==> flow/design.v <==
module MAC(
	clk,
	rst_n,
	in_valid,
	in_mode,
	in_act,
	in_wgt,
	out_act_idx,
	out_wgt_idx,
	out_idx,
    out_valid,
	out_data,
	out_finish
);
input clk, rst_n, in_valid, in_mode;
input [0:7][3:0] in_act;
input [0:8][3:0] in_wgt;
output logic [3:0] out_act_idx, out_wgt_idx, out_idx;
output logic out_valid, out_finish;
output logic [0:7][11:0] out_data;
logic cs, ns;
logic mode;
logic [3:0] cnt_reg, cnt, cnt_nxt;
logic [0:7][0:7][3:0] in;  
logic [0:9][0:9][3:0] act;  
logic [0:8][3:0] wgt;
logic [0:7][0:8][3:0] a;
logic [0:8][3:0] w;
logic [0:7][11:0] d;
logic [0:7][11:0] data;
logic [2:0] out_cnt;  
logic out_valid_nxt;
always @(*) begin
	case (cs)
	0: ns = (in_valid)? 1 : cs;
	1: ns = (out_finish)? 0 : cs;
	endcase
end
always @(posedge clk or negedge rst_n) begin
	if (~rst_n) begin
		cs <= 0;
	end else begin
		cs <= ns;
	end
end
always @(posedge clk or negedge rst_n) begin
	if (~rst_n) begin
		mode <= 0;
	end else if (in_valid) begin  
		mode <= in_mode;
	end	else begin  
		mode <= mode;
	end
end
assign out_act_idx = cnt;
assign out_wgt_idx = cnt + 1;
always @(*) begin
	if (in_valid) begin
		cnt_nxt = 0;
	end else if (cnt == 15) begin 
		cnt_nxt = 0;
	end else begin
		cnt_nxt = cnt + 1;
	end
end
always @(posedge clk or negedge rst_n) begin
	if (!rst_n) begin
		cnt <= 0;
		cnt_reg <= 0;
	end
	else begin
		cnt <= cnt_nxt;
		cnt_reg <= cnt;
	end
end
genvar i;
genvar j;
generate
	for (i = 0; i < 8; i = i + 1) begin  
		for (j = 0; j < 8; j = j + 1) begin  
			always @(posedge clk or negedge rst_n) begin
				if (~rst_n) begin
					in[i][j] <= 0;
				end else if (i == out_act_idx) begin  
					in[i][j] <= in_act[j];
				end else begin
					in[i][j] <= in[i][j];  
				end
			end
		end
	end
endgenerate
generate
	for(i = 0;i<10; i = i+1)begin
		assign act[0][i] = 0;
		assign act[9][i] = 0;
		assign act[i][0] = 0;
		assign act[i][9] = 0;
	end
	for (i = 1; i < 9; i = i + 1) begin
		for (j = 1; j < 9; j = j + 1) begin
			assign act[i][j] = in[i-1][j-1]; 
		end
	end
endgenerate
generate
	for (i = 0; i < 9; i = i + 1) begin  
		always @(posedge clk or negedge rst_n) begin  
			if (~rst_n) begin
				wgt[i] <= 0;
			end else begin
				wgt[i] <= in_wgt[i];
			end
		end
	end
endgenerate
always @(*) begin
	if (mode) begin  
		case (cnt - 2)  
		0:begin  
			for (integer n = 0; n < 8; n = n + 1) begin
				a[n][0] = act[0][n];
				a[n][1] = act[0][n + 1];
				a[n][2] = act[0][n + 2];
				a[n][3] = act[1][n];
				a[n][4] = act[1][n + 1];
				a[n][5] = act[1][n + 2];
				a[n][6] = act[2][n];
				a[n][7] = act[2][n + 1];
				a[n][8] = act[2][n + 2];
			end
		end
		1:begin  
			for (integer n = 0; n < 8; n = n + 1) begin
				a[n][0] = act[1][n];
				a[n][1] = act[1][n + 1];
				a[n][2] = act[1][n + 2];
				a[n][3] = act[2][n];
				a[n][4] = act[2][n + 1];
				a[n][5] = act[2][n + 2];
				a[n][6] = act[3][n];
				a[n][7] = act[3][n + 1];
				a[n][8] = act[3][n + 2];
			end
		end
		2:begin  
			for (integer n = 0; n < 8; n = n + 1) begin
				a[n][0] = act[2][n];
				a[n][1] = act[2][n + 1];
				a[n][2] = act[2][n + 2];
				a[n][3] = act[3][n];
				a[n][4] = act[3][n + 1];
				a[n][5] = act[3][n + 2];
				a[n][6] = act[4][n];
				a[n][7] = act[4][n + 1];
				a[n][8] = act[4][n + 2];
			end
		end
		3:begin  
			for (integer n = 0; n < 8; n = n + 1) begin
				a[n][0] = act[3][n];
				a[n][1] = act[3][n + 1];
				a[n][2] = act[3][n + 2];
				a[n][3] = act[4][n];
				a[n][4] = act[4][n + 1];
				a[n][5] = act[4][n + 2];
				a[n][6] = act[5][n];
				a[n][7] = act[5][n + 1];
				a[n][8] = act[5][n + 2];
			end
		end
		4:begin  
			for (integer n = 0; n < 8; n = n + 1) begin
				a[n][0] = act[4][n];
				a[n][1] = act[4][n + 1];
				a[n][2] = act[4][n + 2];
				a[n][3] = act[5][n];
				a[n][4] = act[5][n + 1];
				a[n][5] = act[5][n + 2];
				a[n][6] = act[6][n];
				a[n][7] = act[6][n + 1];
				a[n][8] = act[6][n + 2];
			end
		end
		5:begin  
			for (integer n = 0; n < 8; n = n + 1) begin
				a[n][0] = act[5][n];
				a[n][1] = act[5][n + 1];
				a[n][2] = act[5][n + 2];
				a[n][3] = act[6][n];
				a[n][4] = act[6][n + 1];
				a[n][5] = act[6][n + 2];
				a[n][6] = act[7][n];
				a[n][7] = act[7][n + 1];
				a[n][8] = act[7][n + 2];
			end
		end
		6:begin  
			for (integer n = 0; n < 8; n = n + 1) begin
				a[n][0] = act[6][n];
				a[n][1] = act[6][n + 1];
				a[n][2] = act[6][n + 2];
				a[n][3] = act[7][n];
				a[n][4] = act[7][n + 1];
				a[n][5] = act[7][n + 2];
				a[n][6] = act[8][n];
				a[n][7] = act[8][n + 1];
				a[n][8] = act[8][n + 2];
			end
		end
		7:begin  
			for (integer n = 0; n < 8; n = n + 1) begin
				a[n][0] = act[7][n];
				a[n][1] = act[7][n + 1];
				a[n][2] = act[7][n + 2];
				a[n][3] = act[8][n];
				a[n][4] = act[8][n + 1];
				a[n][5] = act[8][n + 2];
				a[n][6] = act[9][n];
				a[n][7] = act[9][n + 1];
				a[n][8] = act[9][n + 2];
			end
		end
		default:begin  
			for (integer n = 0; n < 8; n = n + 1) begin
				for (integer m = 0; m < 9; m = m + 1) begin
					a[n][m] = 0;
				end
			end
		end
		endcase
	end else begin  
		for (integer n = 0; n < 8; n = n + 1) begin
			for (integer m = 0; m < 9; m = m + 1) begin
				a[n][m] = act [n + 1][m + 1];
			end
		end
	end
end
generate
	for (i = 0; i < 9; i = i + 1) begin
		always @(*) begin
			w[i] = wgt[i];  
			if (~mode) begin  
				if (i == 8) begin
					w[i] = 0;
				end
			end
		end
	end
endgenerate
genvar n;
generate
	for (n = 0; n < 8; n = n + 1) begin  
		always @(*) begin
			data[n] =  a[n][0]*w[0] + a[n][1]*w[1] + a[n][2]*w[2] + a[n][3]*w[3] + a[n][4]*w[4] + a[n][5]*w[5] + a[n][6]*w[6] + a[n][7]*w[7] + a[n][8]*w[8];
		end
	end
endgenerate
generate
	for (i = 0; i < 8; i = i + 1) begin
		always @(posedge clk or negedge rst_n) begin
			if (~rst_n) begin  
				out_data[i] <= 0;
			end else begin  
				out_data[i] <= data[i];
			end
		end
	end
endgenerate
assign out_cnt = (mode)? (cnt - 2) : (cnt - 8);  
always @(*) begin
	out_valid_nxt = 0;
	if (in_valid) begin
		out_valid_nxt = 0;
	end else if (mode && cs) begin  
		out_valid_nxt = ((cnt >= 2) && (cnt <= 9));
	end else if (~mode && cs) begin  
		out_valid_nxt = ((cnt >= 8) && (cnt <= 15));
	end
end
always @(posedge clk or negedge rst_n) begin
	if (~rst_n) begin  
		out_valid <= 0;
	end else begin 
		out_valid <= out_valid_nxt;
	end 
end
always @(posedge clk or negedge rst_n) begin
	if (~rst_n) begin
		out_idx[2:0] <= 0;
	end else begin
		out_idx[2:0] <= out_cnt;  
	end
end
always @(posedge clk or negedge rst_n) begin
	if (~rst_n) begin
		out_idx[3] <= 0;
	end else begin
		out_idx[3] <= ~mode;  
	end
end
always @(posedge clk or negedge rst_n) begin
	if (~rst_n) begin
		out_finish <= 0;
	end else begin
		out_finish <= out_valid && (out_cnt == 7);  
	end
end
endmodule
# Step by step through the tools: MAC
# What the tools print for MAC, step after step.
# Line numbers count from 1 in the design file above.
# Operators: Yosys type, input widths -> output width; for muxes data width and select width s.
# Cell names lack the library's common part.
# The mark n/a stands for no value.
[setup]
top_module = "MAC"
clock = "clk"
lib = "sky130hd"
pvt_corner = "tt_025C_1v80"

# Word-level counts
# Yosys after proc, flatten, opt, wreduce and memory -nomap, before mapping. Enables and synchronous resets that opt folds into registers are not counted as muxes. Memory bits, and registers merged into a memory's read port (data or address), are not among the register bits. Print and check cells are not counted. Equal cells are merged and count once.
[word_totals]
register_bits = 400
inputBits = 72
output_inout_bits = 110
wordCells = 359
[op_classes]
n_addsub = 66
multipliers = 71
n_cmp = 4
eq_ne = 16
mux = 105
logic = 2
reduce_and_logical = 7
[ops]
columns = ["operator", "count"]
rows = [
  ["$mul 4x4->8", 71],
  ["$pmux 4 s7", 16],
  ["$add 12x8->12", 31],
  ["$mux 4", 74],
  ["$pmux 4 s8", 8],
  ["$eq 32x3->1 const B", 4],
  ["$add 11x8->12", 8],
  ["$add 10x8->11", 8],
  ["$add 9x8->10", 8],
  ["$add 8x8->9", 8],
  ["$eq 32x2->1 const B", 2],
  ["$eq 32x1->1 const B", 1],
  ["$logic_not 32->1", 1],
  ["$eq 3x4->1 const A", 4],
  ["$eq 2x4->1 const A", 2],
  ["$le 4x4->1 const B", 2],
  ["$logic_and 1x1->1", 5],
  ["$sub 4x2->5 const B", 1],
  ["$mux 1", 5],
  ["$eq 1x4->1 const A", 1],
  ["$add 4x1->4 const B", 1],
  ["$ge 4x2->1 const B", 1],
  ["$ge 4x4->1 const B", 1],
  ["$eq 4x4->1 const B", 1],
  ["$logic_not 4->1", 1],
  ["$sub 3x1->3 const B", 1],
  ["$eq 3x3->1 const B", 1],
  ["$mux 3", 1],
]
# Other operator kinds: 2; their cells: 3.

# Longest topological paths
# Depth = most cells in a row (Yosys ltp): at word level without a register or memory, in the mapped netlist without a sequential cell, where the memories' decode and read muxes count.
[logic_depth]
ltp_word = 13
abc_area = 0
ltp_mapped = 35
mapped_depth_nobuf = 29

# Synthesis result
# Yosys stat after the flow's synthesis: flattened, memories mapped to cells. It holds for the ABC_AREA given above (unset counts as 0); a run with the other value may have another netlist.
# The area totals of this step are shown rounded.
[synth_totals]
cell_count = 6408
area_mm2 = 0.062
sequential_area_mm2 = 0.01
flip_flops = 400
buf_cells = 402
[types]
columns = ["type", "count", "type_area_um2"]
rows = [
  ["fa_1", 999, 2E+04],
  ["dfrtp_1", 400, 10009.6],
  ["ha_1", 594, 7.43E+03],
  ["inv_1", 1279, 4.8E+03],
  ["mux2_2", 256, 2.88E+03],
  ["and3_1", 310, 1939.36],
  ["nor3b_1", 256, 1.92E+03],
  ["o21ai_0", 279, 1.4E+03],
  ["nand3_1", 240, 1.2E+03],
  ["nand2_1", 283, 1.06E+03],
  ["nor2_1", 279, 1.05E+03],
  ["a22oi_1", 116, 870.835],
  ["clkbuf_1", 226, 848.314],
  ["or2_2", 115, 719.44],
  ["or3b_2", 64, 560.538],
  ["buf_2", 101, 505.485],
  ["and2_1", 70, 437.92],
  ["a222oi_1", 38, 380.365],
]
# Not listed: further types 53, cells in them 503.

# Timing after synthesis
# OpenSTA on the mapped netlist: ideal clock, no wires. The path of least setup slack (recovery checks aside). Input and output delay are each 20% of the period. Register names are those of the netlist, which keeps one name where synthesis merged equal registers.
[synth_timing]
path_kind = "register -> register"
from = "register cnt[1]"
to = "register out_data"
period_ns = 8.4
setup_ns = 0.104
t_first_pin_ns = 0.000
t_arrival_ns = 8.043
t_required_ns = 8.296
setup_slack_ns = 0.253
delay_ns = 8.147
path_stages = 35
path_buffers = 6
synth_period_reached_ns = 8.147
# "delay_ns" = arrival - input delay + setup time.
# "path_stages" counts driving pins, that of a launching flip-flop among them; a cell with two outputs on the path counts twice.
# "synth_period_reached_ns" is the clock period less the worst setup slack; recovery checks do not enter. This is arithmetic on one report: input and output delays are still those of the set period (20% each).
# Where an end lacks its bit number, it is one bit of the signal, or one of the new flip-flops if synthesis recoded a state register.
# The rows between start and end are the longest chain of elaborated cells between them; the timing report does not say that the signal goes this way. Where chains are equally long, one stands for them.
# Each line given opens the expression or statement behind the cell; cells for indexed reads and writes are added by Yosys, which also makes memories of some case tables.
[synth_via]
cell_sequence = "dfrtp_1 inv_1 ha_1 ha_1 and3b_1 buf_2 and2_1 buf_2 buf_6 buf_6 buf_2 a22oi_1 and3_1 buf_2 o21ai_0 fa_1 inv_1 fa_1 inv_1 fa_1 fa_1 inv_1 fa_1 fa_1 fa_1 inv_1 ha_1 ha_1 inv_1 fa_1 nor2b_1 o21ai_0 a21oi_1 o21ai_0 a221oi_1"
elab_chain_cells = 13
cone_cells = 44
cone_classes = "add/sub: 9; mul: 9; eq/ne: 7; mux: 18; reduce/logical: 1"
[synth_rtl]
columns = ["element", "line_no", "source"]
rows = [
  ["start: declaration", 23, "logic [3:0] cnt_reg, cnt, cnt_nxt;"],
  ["start: assignment", 68, "cnt <= 0;"],
  ["start: assignment", 72, "cnt <= cnt_nxt;"],
  ["$sub 4x2->5", 119, "case (cnt - 2)"],
  ["$eq 32x3->1", 119, ""],
  ["$pmux 4 s7", 119, ""],
  ["$mux 4", 118, "if (mode) begin"],
  ["$mul 4x4->8", 256, "data[n] = a[n][0]*w[0] + a[n][1]*w[1] + a[n][2]*w[2] + a[n][3]*w[3] + a[n][4]*w[4] + a[n][5]*w[5] + a[n][6]*w[ ..."],
  ["$add 8x8->9", 256, ""],
  ["$add 9x8->10", 256, ""],
  ["$add 10x8->11", 256, ""],
  ["$add 11x8->12", 256, ""],
  ["$add 12x8->12 x4", 256, ""],
  ["end: assignment", 264, "out_data[i] <= 0;"],
  ["end: assignment", 266, "out_data[i] <= data[i];"],
  ["end: declaration", 20, "output logic [0:7][11:0] out_data;"],
]

# Path in the finished layout
# From the final timing report of entry A: the path of least setup slack in the routed layout; clock arrival at registers is part of the times.
[layout_timing]
path_kind = "register -> register"
from = "register cnt[3]"
to = "register out_data"
period_ns = 9.45
setup_ns = 0.08
t_first_pin_ns = 0.72
t_arrival_ns = 9.77
t_required_ns = 10.05
setup_slack_ns = 0.28
path_stages = 26
path_buffers = 4
# Where an end lacks its bit number, it is one bit of the signal, or one of the new flip-flops if synthesis recoded a state register.
# The rows between start and end are the longest chain of elaborated cells between them; the timing report does not say that the signal goes this way. Where chains are equally long, one stands for them.
[layout_via]
cell_sequence = "dfrtp_1 buf_4 or3_4 and2_2 buf_4 buf_4 a22oi_1 and3_1 buf_4 or3b_2 fa_1 fa_1 inv_1 fa_1 fa_1 fa_1 fa_1 fa_1 fa_1 inv_1 fa_1 nor2b_1 o21ai_0 a21oi_1 a211oi_1 nor3_1"
elab_chain_cells = 13
cone_cells = 44
cone_classes = "add/sub: 9; mul: 9; eq/ne: 7; mux: 18; reduce/logical: 1"
[layout_rtl]
columns = ["element", "line_no", "source"]
rows = [
  ["start: declaration", 23, "logic [3:0] cnt_reg, cnt, cnt_nxt;"],
  ["start: assignment", 68, "cnt <= 0;"],
  ["start: assignment", 72, "cnt <= cnt_nxt;"],
  ["$sub 4x2->5", 119, "case (cnt - 2)"],
  ["$eq 32x3->1", 119, ""],
  ["$pmux 4 s7", 119, ""],
  ["$mux 4", 118, "if (mode) begin"],
  ["$mul 4x4->8", 256, "data[n] = a[n][0]*w[0] + a[n][1]*w[1] + a[n][2]*w[2] + a[n][3]*w[3] + a[n][4]*w[4] + a[n][5]*w[5] + a[n][6]*w[ ..."],
  ["$add 8x8->9", 256, ""],
  ["$add 9x8->10", 256, ""],
  ["$add 10x8->11", 256, ""],
  ["$add 11x8->12", 256, ""],
  ["$add 12x8->12 x4", 256, ""],
  ["end: assignment", 264, "out_data[i] <= 0;"],
  ["end: assignment", 266, "out_data[i] <= data[i];"],
  ["end: declaration", 20, "output logic [0:7][11:0] out_data;"],
]

# Settings and measured results of 5 stored flow runs for module MAC (sky130hd), not sorted in any way. The constraints put input and output delay at 20% of the set period each and load the outputs with 0.01 pF.
# "achieved_period_ns" = clock period - worst setup slack. The figure is calculated, with input and output delays left at 20% of the set period.
# Values from the reports are rounded here.

[[run]]
name = "entry A"
[run.settings]
period_ns = 9.45
CAP_MARGIN = 20
CORE_MARGIN = 2
CORE_UTILIZATION = 40
SLEW_MARGIN = 20
[run.results]
final_util_pct = 44
design_die_area_mm2 = 0.16
stdcell_area_mm2 = 0.068
synthArea_mm2 = 0.062
final_setup_ws_ns = 0.28
achieved_period_ns = 9.166
timing.setup.tns_ns = 0.000

[[run]]
name = "entry B"
[run.settings]
period_ns = 8.33
CAP_MARGIN = 20
CORE_MARGIN = 2
CORE_UTILIZATION = 40
SLEW_MARGIN = 20
[run.results]
final_setup_ws_ns = 0.16
final_util_pct = 47
design_die_area_mm2 = 0.16
stdcell_area_mm2 = 0.073
synthArea_mm2 = 0.062
achieved_period_ns = 8.169
timing.setup.tns_ns = 0.000

[[run]]
name = "entry C"
[run.settings]
CAP_MARGIN = 30
CELL_PAD_IN_SITES_GLOBAL_PLACEMENT = 0
CORE_ASPECT_RATIO = 0.73
CORE_UTILIZATION = 20
CTS_CLUSTER_SIZE = 11
GPL_ROUTABILITY_DRIVEN = 0
GPL_TIMING_DRIVEN = 1
HOLD_SLACK_MARGIN = -0.08
PLACE_DENSITY_LB_ADDON = 0.1
SETUP_SLACK_MARGIN = 2.13
TNS_END_PERCENT = 70
period_ns = 14.8
CORE_MARGIN = 2
SLEW_MARGIN = 20
[run.results]
stdcell_area_mm2 = 0.07
timing.setup.tns_ns = 0.000
achieved_period_ns = 10.969
synthArea_mm2 = 0.062
final_util_pct = 23
final_setup_ws_ns = 3.8
design_die_area_mm2 = 0.31

[[run]]
name = "entry D"
[run.settings]
CORE_MARGIN = 5
CORE_UTILIZATION = 48
CTS_CLUSTER_DIAMETER = 340
GPL_ROUTABILITY_DRIVEN = 0
period_ns = 8.4
CAP_MARGIN = 20
SLEW_MARGIN = 20
[run.results]
final_util_pct = 54
final_setup_ws_ns = 0.14
design_die_area_mm2 = 0.14
stdcell_area_mm2 = 0.07
timing.setup.tns_ns = 0.000
synthArea_mm2 = 0.062
achieved_period_ns = 8.256

[[run]]
name = "entry E"
[run.settings]
CAP_MARGIN = 25
CELL_PAD_IN_SITES_GLOBAL_PLACEMENT = 0
CORE_ASPECT_RATIO = 0.73
CORE_UTILIZATION = 16
GPL_TIMING_DRIVEN = 1
PLACE_DENSITY_LB_ADDON = 0.0
SETUP_SLACK_MARGIN = 1.77
period_ns = 14.8
CORE_MARGIN = 2
SLEW_MARGIN = 20
[run.results]
design_die_area_mm2 = 0.39
achieved_period_ns = 10.969
final_util_pct = 19
final_setup_ws_ns = 3.8
timing.setup.tns_ns = 0.000
synthArea_mm2 = 0.062
stdcell_area_mm2 = 0.073
